==> flow/design.v <==
`timescale 1ns/1ns
module cpx_multiply #(parameter xi_bits = 12,
		                  parameter xq_bits = 12,
		                  parameter yi_bits = 12,
		                  parameter yq_bits = 12,
		                  parameter i_bits = 24,
		                  parameter q_bits = 24
		                  )
   (input clk,
    input                      rst,
    input                      m_axis_tready,
    input                      m_axis_tvalid,
    input signed [xi_bits-1:0] xi,
    input signed [xq_bits-1:0] xq,
    input signed [yi_bits-1:0] yi,
    input signed [yq_bits-1:0] yq,
    output reg                 s_axis_tready,
    output signed [i_bits-1:0] i,
    output signed [q_bits-1:0] q,
    output reg                 s_axis_tvalid
    );
   reg [2:0]                   pipeline;
   reg signed [(xi_bits + yi_bits)-1:0] 	   i_sub;
   reg signed [(xi_bits + yi_bits)-1:0]      i_sub_out;
   reg signed [(xq_bits + yq_bits)-1:0]      q_add;
   reg signed [(xq_bits + yq_bits)-1:0]      q_add_out;
   reg signed [(xi_bits + yi_bits)-1:0]      xu;
   reg signed [(xi_bits + yi_bits)-1:0]      xu_out;
   reg signed [(xq_bits + yq_bits)-1:0]      yv;
   reg signed [(xq_bits + yq_bits)-1:0]      yv_out;
   reg signed [(xi_bits + yq_bits)-1:0]      xv;
   reg signed [(xi_bits + yq_bits)-1:0]      xv_out;
   reg signed [(xq_bits + yi_bits)-1:0]      yu;
   reg signed [(xq_bits + yi_bits)-1:0]      yu_out;
   assign i = i_sub_out[(xi_bits+yi_bits)-1: (xi_bits+yi_bits-i_bits)];
   assign q = q_add_out[(xq_bits+yq_bits)-1: (xq_bits+yq_bits-q_bits)];
   always @(posedge clk) begin
      if (rst) begin
         xu <= 'd0;
         yv <= 'd0;
         xv <= 'd0;
         yu <= 'd0;
      end else if (m_axis_tvalid & s_axis_tready) begin
         xu <= xi * yi;
         yv <= xq * yq;
         xv <= xi * yq;
         yu <= xq * yi;
      end else begin
         xu <= xu;
         yv <= yv;
         xv <= xv;
         yu <= yu;
      end  
   end
   always @(posedge clk) begin
      if (rst) begin
         xu_out <= 'd0;
         yv_out <= 'd0;
         xv_out <= 'd0;
         yu_out <= 'd0;
         i_sub <= 'd0;
         i_sub_out <= 'd0;
         q_add <= 'd0;
         q_add_out <= 'd0;
      end else if(m_axis_tready) begin
         xu_out <= xu;
         yv_out <= yv;
         xv_out <= xv;
         yu_out <= yu;
         i_sub <= xu_out - yv_out;
         i_sub_out <= i_sub;
         q_add <= xv_out + yu_out;
         q_add_out <= q_add;
      end  
      else begin
         xu_out <= xu_out;
         yv_out <= yv_out;
         xv_out <= xv_out;
         yu_out <= yu_out;
         i_sub <= i_sub;
         i_sub_out <= i_sub_out;
         q_add <= q_add;
         q_add_out <= q_add_out;
      end  
   end  
   always @(posedge clk) begin
      if (rst) begin
         pipeline <= 3'b0;
         s_axis_tvalid <= 1'b0;
      end else begin
         if(m_axis_tvalid & s_axis_tready) begin
            pipeline <= (pipeline << 1) | {2'b00, m_axis_tready};
         end else if (m_axis_tready) begin
            pipeline <= (pipeline << 1);
         end
         s_axis_tvalid <= pipeline[2];
      end
   end  
   always @(posedge clk) begin
      if (rst) begin
         s_axis_tready <= 1'b0;
      end else begin
         s_axis_tready <= m_axis_tready | ~pipeline[0];
      end
   end
endmodule  
`timescale 1ns/1ns
module dot_prod_pip #(parameter xi_bits = 12,
                      parameter xq_bits = 12,
                      parameter yi_bits = 12,
                      parameter yq_bits = 12,
                      parameter i_bits = 24,
                      parameter q_bits = 24,
                      parameter dot_length = 5,
                      parameter dot_length_counter_bits = 3,
                      parameter sum_i_bits = 24,
                      parameter sum_q_bits = 24
                      )
   (input clk,
    input                          rst,
    input                          m_axis_product_tready,
    input                          m_axis_x_tvalid,
    input [xi_bits - 1:0]          xi,
    input [xq_bits - 1:0]          xq,
    input                          m_axis_y_tvalid,
    input [yi_bits - 1:0]          yi,
    input [yq_bits - 1:0]          yq,
    output reg                     s_axis_product_tvalid,
    output reg signed [i_bits-1:0] i,
    output reg signed [q_bits-1:0] q
    );
   wire                            cpx_m_axis_tvalid;
   wire signed [xi_bits + yi_bits -1:0] mult_out_i;
   wire signed [xq_bits + yq_bits -1:0] mult_out_q;
   wire signed [sum_i_bits - 1:0]       mult_out_i_extended;
   wire signed [sum_q_bits - 1:0]       mult_out_q_extended;
   reg signed [sum_i_bits - 1:0]        sum_i;
   reg signed [sum_q_bits - 1:0]        sum_q;
   reg [dot_length_counter_bits:0]      dot_length_counter;
   wire [31:0]                          dot_length_counter_extended;
   wire                                 s_axis_cpx_tvalid;
   wire                                 s_axis_cpx_tready;
   assign cpx_m_axis_tvalid = m_axis_x_tvalid & m_axis_y_tvalid;
   assign mult_out_i_extended = { {(sum_i_bits - (xi_bits + yi_bits)){mult_out_i[xi_bits + yi_bits - 1]}}, mult_out_i};
   assign mult_out_q_extended = { {(sum_q_bits - (xq_bits + yq_bits)){mult_out_q[xq_bits + yq_bits - 1]}}, mult_out_q};
   assign dot_length_counter_extended = { {(31 - dot_length_counter_bits){dot_length_counter[dot_length_counter_bits]}}, dot_length_counter};
   cpx_multiply #(.xi_bits(xi_bits),
                  .xq_bits(xq_bits),
                  .yi_bits(yi_bits),
                  .yq_bits(yq_bits),
                  .i_bits(xi_bits + yi_bits),
                  .q_bits(xq_bits + yq_bits)) cpx_multiply_dot_pip(.clk(clk),
                                                                   .rst(rst),
                                                                   .m_axis_tready(m_axis_product_tready),
                                                                   .m_axis_tvalid(cpx_m_axis_tvalid),
                                                                   .xi(xi),
                                                                   .xq(xq),
                                                                   .yi(yi),
                                                                   .yq(yq),
                                                                   .i(mult_out_i),
                                                                   .q(mult_out_q),
                                                                   .s_axis_tready(s_axis_cpx_tready),
                                                                   .s_axis_tvalid(s_axis_cpx_tvalid));
   always @(posedge clk) begin
      if (rst) begin
         dot_length_counter <= -'d1;
         sum_i <= 'd0;
         sum_q <= 'd0;
      end
      else if (s_axis_cpx_tvalid && m_axis_product_tready) begin
         if (dot_length_counter_extended < (dot_length - 1)) begin
            dot_length_counter <= dot_length_counter + 1'b1;
            sum_i <= sum_i + mult_out_i_extended;
            sum_q <= sum_q + mult_out_q_extended;
         end
         else begin
            dot_length_counter <= 'd0;
            sum_i <= mult_out_i_extended;
            sum_q <= mult_out_q_extended;
         end  
      end  
      else if (m_axis_product_tready) begin
         if(dot_length_counter_extended == (dot_length - 1)) begin
            dot_length_counter <= 'd0;
            sum_i <= 'd0;
            sum_q <= 'd0;
         end
      end
   end  
   always @(posedge clk) begin
      if (rst) begin
         s_axis_product_tvalid <= 1'b0;
         i <= 'd0;
         q <= 'd0;
      end
      else if(dot_length_counter_extended == (dot_length - 1)) begin
         s_axis_product_tvalid <= 1'b1;
         i <= sum_i[sum_i_bits - 1:(sum_i_bits - i_bits)];
         q <= sum_q[sum_q_bits - 1:(sum_q_bits - q_bits)];
      end
      else begin
         s_axis_product_tvalid <= 1'b0;
         i <= i;
         q <= q;
      end
   end
endmodule  
`timescale 1ns/1ns
module arg_max #(parameter buffer_length = 10,
                 parameter index_bits = 4,
                 parameter out_max_bits = 4,
                 parameter i_bits = 12,
                 parameter q_bits = 12
                 )
   (input clk,
    input                           rst,
    input                           m_axis_tvalid,
    input signed [i_bits - 1:0]     xi,
    input signed [q_bits - 1:0]     xq,
    output reg                      s_axis_tready,
    input                           m_axis_tready,
    output reg [out_max_bits - 1:0] out_max,
    output reg [index_bits-1:0]     index,
    output reg                      s_axis_tvalid
    );
   reg signed [index_bits:0]        icounter;
   wire signed [31:0]               icounter_extended;
   reg [i_bits + i_bits - 2:0]      i_square;
   reg [q_bits + q_bits - 2:0]      q_square;
   reg [out_max_bits - 1:0]         argsum;
   reg                              sq_stage_valid;
   reg                              sum_stage_valid;
   reg                              cmp_stage_valid;
   wire                             result_collected;
   reg                              result_collected_buff;
   wire                             result_collected_cond;
   assign icounter_extended = { {(31 - index_bits){icounter[index_bits]}}, icounter};
   assign result_collected = s_axis_tvalid & m_axis_tready;
   assign result_collected_cond = result_collected | result_collected_buff;
   always @(posedge clk) begin
      if (rst) begin
         s_axis_tready <= 1'b0;
      end
      else if (icounter_extended < buffer_length) begin
         s_axis_tready <= 1'b1;
      end
      else if ((icounter_extended == buffer_length) | result_collected_cond) begin
         s_axis_tready <= 1'b1;
      end
      else begin
         s_axis_tready <= 1'b0;
      end
   end
   always @(posedge clk) begin
      if (rst) begin
         i_square <= 'd0;
         q_square <= 'd0;
         sq_stage_valid <= 1'b0;
      end
      else if (m_axis_tvalid & (s_axis_tready)) begin
         i_square <= xi * xi;
         q_square <= xq * xq;
         sq_stage_valid <= 1'b1;
      end else begin
         i_square <= i_square;
         q_square <= q_square;
         sq_stage_valid <= 1'b0;
      end
   end
   always @(posedge clk) begin
      if (rst) begin
         argsum <= 'd0;
         sum_stage_valid <= 1'b0;
      end
      else if (sq_stage_valid) begin
         argsum <= i_square + q_square;
         sum_stage_valid <= 1'b1;
      end
      else if ((icounter_extended == buffer_length -1) && !sq_stage_valid) begin
         argsum <= 'd0;
         sum_stage_valid <= 1'b0;
      end
      else begin
         argsum <= argsum;
         sum_stage_valid <= 1'b0;
      end
   end
   always @(posedge clk) begin
      if (rst) begin
         index <= 'd0;
         out_max <= 'd0;
         cmp_stage_valid <= 1'b0;
      end
      else if ((icounter_extended == 'd0) && !sum_stage_valid && result_collected_cond) begin
         index <= 'd0;
         out_max <= argsum;
         cmp_stage_valid <= 1'b0;
      end
      else if ((argsum > out_max) && sum_stage_valid) begin
         index <= icounter[index_bits - 1:0];
         out_max <= argsum;
         cmp_stage_valid <= 1'b1;
      end
      else if (sum_stage_valid) begin
         index <= index;
         out_max <= out_max;
         cmp_stage_valid <= 1'b1;
      end
      else begin
         index <= index;
         out_max <= out_max;
         cmp_stage_valid <= 1'b0;
      end
   end  
   always @(posedge clk) begin
      if (rst) begin
         icounter <= 'd0;
      end
      else if (icounter_extended < (buffer_length - 1)) begin
         if (sum_stage_valid) begin
            icounter <= icounter + 1'b1;
         end else begin
            icounter <= icounter;
         end
      end
      else if (icounter_extended == (buffer_length - 1)) begin
         icounter <= 'd0;
      end else begin
         icounter <= icounter;
      end
   end  
   always @(posedge clk) begin
      if (rst) begin
         result_collected_buff <= 1'b0;
         s_axis_tvalid <= 1'b0;
      end
      else begin
         result_collected_buff <= result_collected;
         if (result_collected_cond) begin
            s_axis_tvalid <= 1'b0;
         end
         else if (icounter_extended == (buffer_length - 1)) begin
            s_axis_tvalid <= 1'b1;
         end
         else begin
            s_axis_tvalid <= s_axis_tvalid;
         end
      end
   end
endmodule  
`timescale 1ns/1ns
module x_corr #(parameter xi_bits = 12,
                parameter xq_bits = 12,
                parameter yi_bits = 12,
                parameter yq_bits = 12,
                parameter i_bits = 31,
                parameter q_bits = 31,
                parameter length = 102,
                parameter length_counter_bits = 7,
                parameter out_max_bits = 62
                )
   (input clk,
    input                              rst,
    output                             s_axis_tready,
    input [xi_bits - 1:0]              xi,
    input [xq_bits - 1:0]              xq,
    input [yi_bits - 1:0]              yi,
    input [yq_bits - 1:0]              yq,
    input                              m_axis_tvalid,
    input                              m_axis_tready,
    output [out_max_bits - 1:0]        out_max,
    output [length_counter_bits - 1:0] index,
    output                             s_axis_tvalid
    );
   wire                                s_axis_product_tvalid;
   wire                                m_axis_x_tvalid;
   wire                                m_axis_y_tvalid;
   wire                                m_axis_product_tready;
   wire signed [31 - 1:0] i;
   wire signed [31 - 1:0] q;
   assign m_axis_x_tvalid = m_axis_tvalid;
   assign m_axis_y_tvalid = m_axis_tvalid;
   assign m_axis_product_tready = s_axis_tready;
   dot_prod_pip #(.xi_bits(12),
                  .xq_bits(12),
                  .yi_bits(12),
                  .yq_bits(12),
                  .i_bits(31),
                  .q_bits(31),
                  .dot_length(100),
                  .dot_length_counter_bits(7),
                  .sum_i_bits(31),
                  .sum_q_bits(31)
                  ) dp_x_corr (.clk(clk),
                               .rst(rst),
                               .m_axis_product_tready(m_axis_product_tready),
                               .m_axis_x_tvalid(m_axis_x_tvalid),
                               .xi(xi),
                               .xq(xq),
                               .m_axis_y_tvalid(m_axis_y_tvalid),
                               .yi(yi),
                               .yq(yq),
                               .s_axis_product_tvalid(s_axis_product_tvalid),
                               .i(i),
                               .q(q)
                               );
                                  arg_max #(.buffer_length(length),
                                            .index_bits(length_counter_bits),
                                            .out_max_bits(out_max_bits),
                                            .i_bits(31),
                                            .q_bits(31)) arg_max_xc(.clk(clk),
                                                                    .rst(rst),
                                                                    .m_axis_tvalid(s_axis_product_tvalid),
                                                                    .xi(i),
                                                                    .xq(q),
                                                                    .s_axis_tready(s_axis_tready),
                                                                    .m_axis_tready(m_axis_tready),
                                                                    .out_max(out_max),
                                                                    .index(index),
                                                                    .s_axis_tvalid(s_axis_tvalid)
                                                                    );
endmodule  
; From RTL to reports: x_corr
; Module x_corr before and after one edit of its RTL, step after step.
; "before" refers to lines of the RTL above, "after" to lines of the edited file.
; "delta": "after" minus "before" as printed here. "change_rel_pct": 100 x difference / "before".
; Operators: Yosys type, input widths -> output width; for muxes data width and select width s.
; Library cell names are shortened.
; The mark -- stands for no value.
[setup]
top = x_corr
clk_port = clk
lib = sky130hd
lib_corner = tt_025C_1v80

; Diff
; Unified diff, file above to edited file.
; A script made this edit. It was not meant as an optimisation and need not keep what the design does.
; begin of diff
@@ -358,5 +358,5 @@
                 parameter length = 102,
                 parameter length_counter_bits = 7,
-                parameter out_max_bits = 62
+                parameter out_max_bits = 124
                 )
    (input clk,
; end of diff

; After elaboration
; Yosys after proc, flatten, opt, wreduce and memory -nomap, before mapping. Memory bits, and registers merged into a memory's read port (data or address), are not among the register bits. Print and check cells are not counted. Equal cells are merged and count once.
[op_classes]
columns = element, before, after, delta, change_rel_pct
row1 = addsub, 7, 7, 0, 0.00
row2 = multipliers, 6, 6, 0, 0.00
row3 = compare, 4, 4, 0, 0.00
row4 = n_eq, 4, 4, 0, 0.00
row5 = mux, 24, 24, 0, 0.00
row6 = logic, 8, 8, 0, 0.00
row7 = n_reduce_logical, 18, 18, 0, 0.00
[ops]
columns = operator, before, after, delta, change_rel_pct
row1 = $mux 62, 4, 0, -4, -100.00
row2 = $mux 124, 0, 4, 4, --
row3 = $gt 62x62->1, 1, 0, -1, -100.00
row4 = $gt 124x124->1, 0, 1, 1, --
row5 = $mux 8, 7, 7, 0, 0.00
row6 = $mux 31, 6, 6, 0, 0.00
row7 = $reduce_bool 2->1, 6, 6, 0, 0.00
row8 = $logic_and 1x1->1, 5, 5, 0, 0.00
row9 = $mux 1, 5, 5, 0, 0.00
row10 = $mul 12x12->24, 4, 4, 0, 0.00
row11 = $and 1x1->1, 3, 3, 0, 0.00
row12 = $or 1x1->1, 3, 3, 0, 0.00
row13 = $add 31x24->31, 2, 2, 0, 0.00
row14 = $add 8x1->8 const B, 2, 2, 0, 0.00
row15 = $eq 8x8->1 const B, 2, 2, 0, 0.00
row16 = $logic_not 1->1, 2, 2, 0, 0.00
row17 = $lt 8x8->1 const B, 2, 2, 0, 0.00
row18 = $mul 31x31->61, 2, 2, 0, 0.00
row19 = $mux 3, 2, 2, 0, 0.00
row20 = $reduce_and 2->1, 2, 2, 0, 0.00
row21 = $reduce_or 2->1, 2, 2, 0, 0.00
row22 = $add 24x24->24, 1, 1, 0, 0.00
row23 = $add 61x61->62, 1, 1, 0, 0.00
row24 = $eq 32x7->1 const B, 1, 1, 0, 0.00
row25 = $logic_not 32->1, 1, 1, 0, 0.00
row26 = $lt 32x7->1 const B, 1, 1, 0, 0.00
row27 = $ne 2x1->1 const B, 1, 1, 0, 0.00
row28 = $not 1->1, 1, 1, 0, 0.00
; The list need not be complete.
[bits]
columns = element, before, after, delta, change_rel_pct
row1 = reg_bits, 692, 816, 124, 17.92
row2 = input_bits, 52, 52, 0, 0.00
row3 = output_inout_bits, 71, 133, 62, 87.32
row4 = elab_cells, 103, 103, 0, 0.00

; Logic depth
; Depth = most cells in a row (Yosys ltp): at word level without a register or memory, in the mapped netlist without a sequential cell, where the memories' decode and read muxes count.
[logic_depth]
columns = element, before, after, delta, change_rel_pct
row1 = depth_word, 5, 5, 0, 0.00
row2 = ABC_AREA, 0, 0, --, --
row3 = ltp_mapped, 33, 33, 0, 0.00
row4 = depth_no_buf, 30, 30, 0, 0.00

; Mapped cells and area
; Yosys stat after the flow's synthesis: flattened, memories mapped to cells. It holds for the ABC_AREA given above (unset counts as 0); a run with the other value may have another netlist.
[mapped]
columns = element, before, after, delta, change_rel_pct
row1 = cell_count, 12822, 12976, 154, 1.20
row2 = synth_area_um2, 115803.6, 116158.9, 355.3, 0.31
row3 = seqArea_um2, 13813.2, 13813.2, 0.0, 0.00
row4 = flip_flops, 690, 690, 0, 0.00
row5 = buf_cells, 535, 608, 73, 13.64
[by_type]
columns = cell, before, after, delta, change_rel_pct
row1 = nor2_1, 739, 663, -76, -10.28
row2 = a21oi_1, 556, 626, 70, 12.59
row3 = mux2i_1, 245, 179, -66, -26.94
row4 = buf_4, 0, 63, 63, --
row5 = o21ai_0, 239, 300, 61, 25.52
row6 = or3_1, 38, 95, 57, 150.00
row7 = inv_1, 2922, 2957, 35, 1.20
row8 = nand2_1, 1529, 1562, 33, 2.16
row9 = and2_1, 555, 526, -29, -5.23
row10 = o21ai_1, 10, 29, 19, 190.00
row11 = a21o_1, 172, 189, 17, 9.88
row12 = buf_1, 22, 36, 14, 63.64
row13 = xnor2_1, 254, 242, -12, -4.72
row14 = a31oi_1, 41, 52, 11, 26.83
row15 = buf_2, 11, 0, -11, -100.00
row16 = xor2_1, 119, 109, -10, -8.40
row17 = a41oi_1, 10, 1, -9, -90.00
row18 = nor2b_1, 61, 53, -8, -13.11
; The list need not be complete.
; By module: a second synthesis without flattening, with its own total; a netlist apart from the flattened one above.
[unflattened]
columns = element, before, after, delta, change_rel_pct
row1 = hier_cells, 13057, 13000, -57, -0.44
row2 = area_unflattened_um2, 117006.0, 117232.4, 226.4, 0.19
; Rows give one instance, submodules left out.
[modules_before]
columns = mod, instances, cells, mod_area_um2, seq_area_um2
row1 = arg_max, 1, 8157, 74744.2, 5285.1
row2 = cpx_multiply, 1, 3869, 34090.2, 5865.6
row3 = dot_prod_pip, 1, 1031, 8171.6, 2662.6
row4 = x_corr, 1, 0, 0.0, 0.0
[modules_after]
columns = mod, instances, cells, mod_area_um2, seq_area_um2
row1 = arg_max, 1, 8100, 74970.7, 5285.1
row2 = cpx_multiply, 1, 3869, 34090.2, 5865.6
row3 = dot_prod_pip, 1, 1031, 8171.6, 2662.6
row4 = x_corr, 1, 0, 0.0, 0.0

; Path before layout
; Path of least setup slack by OpenSTA after synthesis, without wires, with an ideal clock, recovery checks aside; 20% of the period is set as input and as output delay. Where synthesis merged equal registers, the netlist keeps one of their names.
[synth_path]
columns = element, before, after, delta, change_rel_pct
row1 = path_type, flip-flop to flip-flop, flip-flop to flip-flop, --, --
row2 = start, register dp_x_corr.q[30], register dp_x_corr.q[30], --, --
row3 = end, register arg_max_xc.q_square[60], register arg_max_xc.q_square[59], --, --
row4 = period_ns, 10.0, 10.0, 0.0, 0.00
row5 = setup_time_ns, 0.103, 0.125, 0.022, --
row6 = t_first_pin_ns, 0.000, 0.000, 0.000, --
row7 = arrival_ns, 8.334, 8.144, -0.190, -2.28
row8 = t_required_ns, 9.897, 9.875, -0.022, -0.22
row9 = slack_ns, 1.562, 1.731, 0.169, --
row10 = path_delay_ns, 8.437, 8.269, -0.168, -1.99
row11 = stages, 32, 28, -4, -12.50
row12 = path_buffers, 3, 2, -1, -33.33
row13 = synth_period_reached_ns, 8.438, 8.269, -0.169, -2.00
; "path_delay_ns" = arrival - input delay + setup time.
; "stages" counts driving pins, that of a launching flip-flop among them; a cell with two outputs on the path counts twice.
; "synth_period_reached_ns" is the clock period less the worst setup slack; recovery checks do not enter. This is arithmetic on one report: input and output delays are still those of the set period (20% each).
; Between the ends stands the longest chain of elaborated cells between them, by number of cells; it is not shown to be the way that was timed. Of several equally long chains one is given.
; A line is the first line of the expression or statement that the cell stems from. Yosys adds cells for indexed reads and writes and turns some case tables into memories.
; At most two assigning lines are given for a register; there are more.
[synth_via_before]
path_cell_list = dfxtp_1 clkbuf_1 clkinv_1 clkbuf_1 nor2_1 fa_1 inv_1 fa_1 inv_1 fa_1 inv_1 fa_1 inv_1 fa_1 fa_1 inv_1 fa_1 fa_1 inv_1 ha_1 clkbuf_1 a21oi_1 o21ai_0 or2_2 o22ai_1 nor2_1 a22oi_2 nand2_2 o41ai_4 o311a_2 nor2_1 a2111oi_2
elab_chain_len = 1
cells_between = 1
cone_lines = 1
cone_classes = mul: 1
[synth_rtl_before]
columns = element, line_no
row1 = "start, declared", 130  ; output reg signed [q_bits-1:0] q
row2 = "start, assigned", 199  ; q <= sum_q[sum_q_bits - 1:(sum_q_bits - q_bits)];
row3 = "start, assigned", 204  ; q <= q;
row4 = $mul 31x31->61, 262  ; q_square <= xq * xq;
row5 = "end, assigned", 262
row6 = "end, assigned", 266  ; q_square <= q_square;
row7 = "end, declared", 229  ; reg [q_bits + q_bits - 2:0]      q_square;
[synth_via_after]
path_cell_list = dfxtp_1 clkinv_1 clkbuf_1 nor2_1 fa_1 inv_1 fa_1 fa_1 fa_1 inv_1 fa_1 fa_1 fa_1 inv_1 fa_1 inv_1 ha_1 clkbuf_1 and4_1 nand2_1 o21ai_0 o221ai_1 a21oi_1 a2111oi_2 o41ai_1 a31oi_1 xor2_1 o21ai_1
elab_chain_len = 1
cells_between = 1
cone_lines = 1
cone_classes = mul: 1
[synth_rtl_after]
columns = element, line_no
row1 = "start, declared", 130  ; output reg signed [q_bits-1:0] q
row2 = "start, assigned", 199  ; q <= sum_q[sum_q_bits - 1:(sum_q_bits - q_bits)];
row3 = "start, assigned", 204  ; q <= q;
row4 = $mul 31x31->61, 262  ; q_square <= xq * xq;
row5 = "end, assigned", 262
row6 = "end, assigned", 266  ; q_square <= q_square;
row7 = "end, declared", 229  ; reg [q_bits + q_bits - 2:0]      q_square;

; Worst path after layout
; From the final timing report of the runs of pair A: the path of least setup slack in the routed layout; clock arrival at registers is part of the times.
[layout_path]
columns = element, before, after, delta, change_rel_pct
row1 = path_type, flip-flop to flip-flop, flip-flop to flip-flop, --, --
row2 = start, register dp_x_corr.q[16], register dp_x_corr.i[12], --, --
row3 = end, register arg_max_xc.q_square[47], register arg_max_xc.i_square[45], --, --
row4 = period_ns, 9.08, 9.08, 0.00, 0.00
row5 = setup_time_ns, 0.10, 0.10, 0.00, --
row6 = t_first_pin_ns, 0.67, 0.72, 0.05, 7.46
row7 = arrival_ns, 9.18, 9.33, 0.15, 1.63
row8 = t_required_ns, 9.68, 9.71, 0.03, 0.31
row9 = slack_ns, 0.50, 0.38, -0.12, --
row10 = stages, 29, 30, 1, 3.45
row11 = path_buffers, 2, 0, -2, -100.00
; Between the ends stands the longest chain of elaborated cells between them, by number of cells; it is not shown to be the way that was timed. Of several equally long chains one is given.
; At most two assigning lines are given for a register; there are more.
[layout_via_before]
path_cell_list = dfxtp_1 inv_1 buf_4 nor2_1 buf_4 fa_1 fa_1 fa_1 inv_1 fa_1 inv_1 fa_1 fa_1 fa_1 inv_1 fa_1 inv_1 ha_1 nand2_1 or2_2 nor2_1 and4_1 a21oi_1 a21oi_1 a21boi_1 o21ai_0 a31oi_1 xnor2_1 a22o_1
elab_chain_len = 1
cells_between = 1
cone_lines = 1
cone_classes = mul: 1
[layout_rtl_before]
columns = element, line_no
row1 = "start, declared", 130  ; output reg signed [q_bits-1:0] q
row2 = "start, assigned", 199  ; q <= sum_q[sum_q_bits - 1:(sum_q_bits - q_bits)];
row3 = "start, assigned", 204  ; q <= q;
row4 = $mul 31x31->61, 262  ; q_square <= xq * xq;
row5 = "end, assigned", 262
row6 = "end, assigned", 266  ; q_square <= q_square;
row7 = "end, declared", 229  ; reg [q_bits + q_bits - 2:0]      q_square;
[layout_via_after]
path_cell_list = dfxtp_1 and2_1 inv_1 fa_1 inv_1 fa_1 fa_1 inv_1 fa_1 inv_1 fa_1 inv_1 fa_1 inv_1 fa_1 inv_1 fa_1 inv_1 ha_1 nand2_1 o21ai_1 a21o_1 a21o_1 o21ai_1 a21oi_1 o311ai_1 a21oi_1 o21a_1 or3_1 a32o_1
elab_chain_len = 1
cells_between = 1
cone_lines = 1
cone_classes = mul: 1
[layout_rtl_after]
columns = element, line_no
row1 = "start, declared", 129  ; output reg signed [i_bits-1:0] i,
row2 = "start, assigned", 198  ; i <= sum_i[sum_i_bits - 1:(sum_i_bits - i_bits)];
row3 = "start, assigned", 203  ; i <= i;
row4 = $mul 31x31->61, 261  ; i_square <= xi * xi;
row5 = "end, assigned", 261
row6 = "end, assigned", 265  ; i_square <= i_square;
row7 = "end, declared", 228  ; reg [i_bits + i_bits - 2:0]      i_square;

; Layout results
; Both versions went through the flow (Yosys, OpenROAD) with the same settings in each pair. Constraints: input delay and output delay 20% of the set period each, output load 0.01 pF.
[settings_pair_A]
CORE_UTILIZATION = 40
period_ns = 9.08
CAP_MARGIN = 20
CORE_MARGIN = 2
SLEW_MARGIN = 20
[measured_pair_A]
columns = element, before, after, delta, change_rel_pct
row1 = synthArea_um2, 115803.6, 116158.9, 355.3, 0.31
row2 = total_die_area_um2, 293829.0, 294724.0, 895.0, 0.30
row3 = finalUtil_frac, 0.433, 0.433, 0.000, --
row4 = setup_worst_slack_ns, 0.504, 0.377, -0.127, --
row5 = fin_hold_ws_ns, 0.414, 0.446, 0.032, --
row6 = fin_power_w, 0.017049, 0.016317, -0.000732, -4.29
[settings_pair_B]
CELL_PAD_IN_SITES_GLOBAL_PLACEMENT = 1
CORE_MARGIN = 10
CORE_UTILIZATION = 23
CTS_CLUSTER_DIAMETER = 390
GPL_ROUTABILITY_DRIVEN = 0
GPL_TIMING_DRIVEN = 0
PLACE_DENSITY_LB_ADDON = 0.08
SLEW_MARGIN = 15
TNS_END_PERCENT = 20
period_ns = 10.7
CAP_MARGIN = 20
[measured_pair_B]
columns = element, before, after, delta, change_rel_pct
row1 = synthArea_um2, 115803.6, 116158.9, 355.3, 0.31
row2 = total_die_area_um2, 532272.0, 533864.0, 1592.0, 0.30
row3 = finalUtil_frac, 0.259, 0.26, 0.001, --
row4 = setup_worst_slack_ns, 0.349, 0.287, -0.062, --
row5 = fin_hold_ws_ns, 0.423, 0.454, 0.031, --
row6 = fin_power_w, 0.016401, 0.015584, -0.000817, -4.98
; By "fin_power_w" is meant OpenSTA's value without simulated activity: inputs other than the clock are taken to toggle once in ten clock periods, and the tool carries that through the logic.
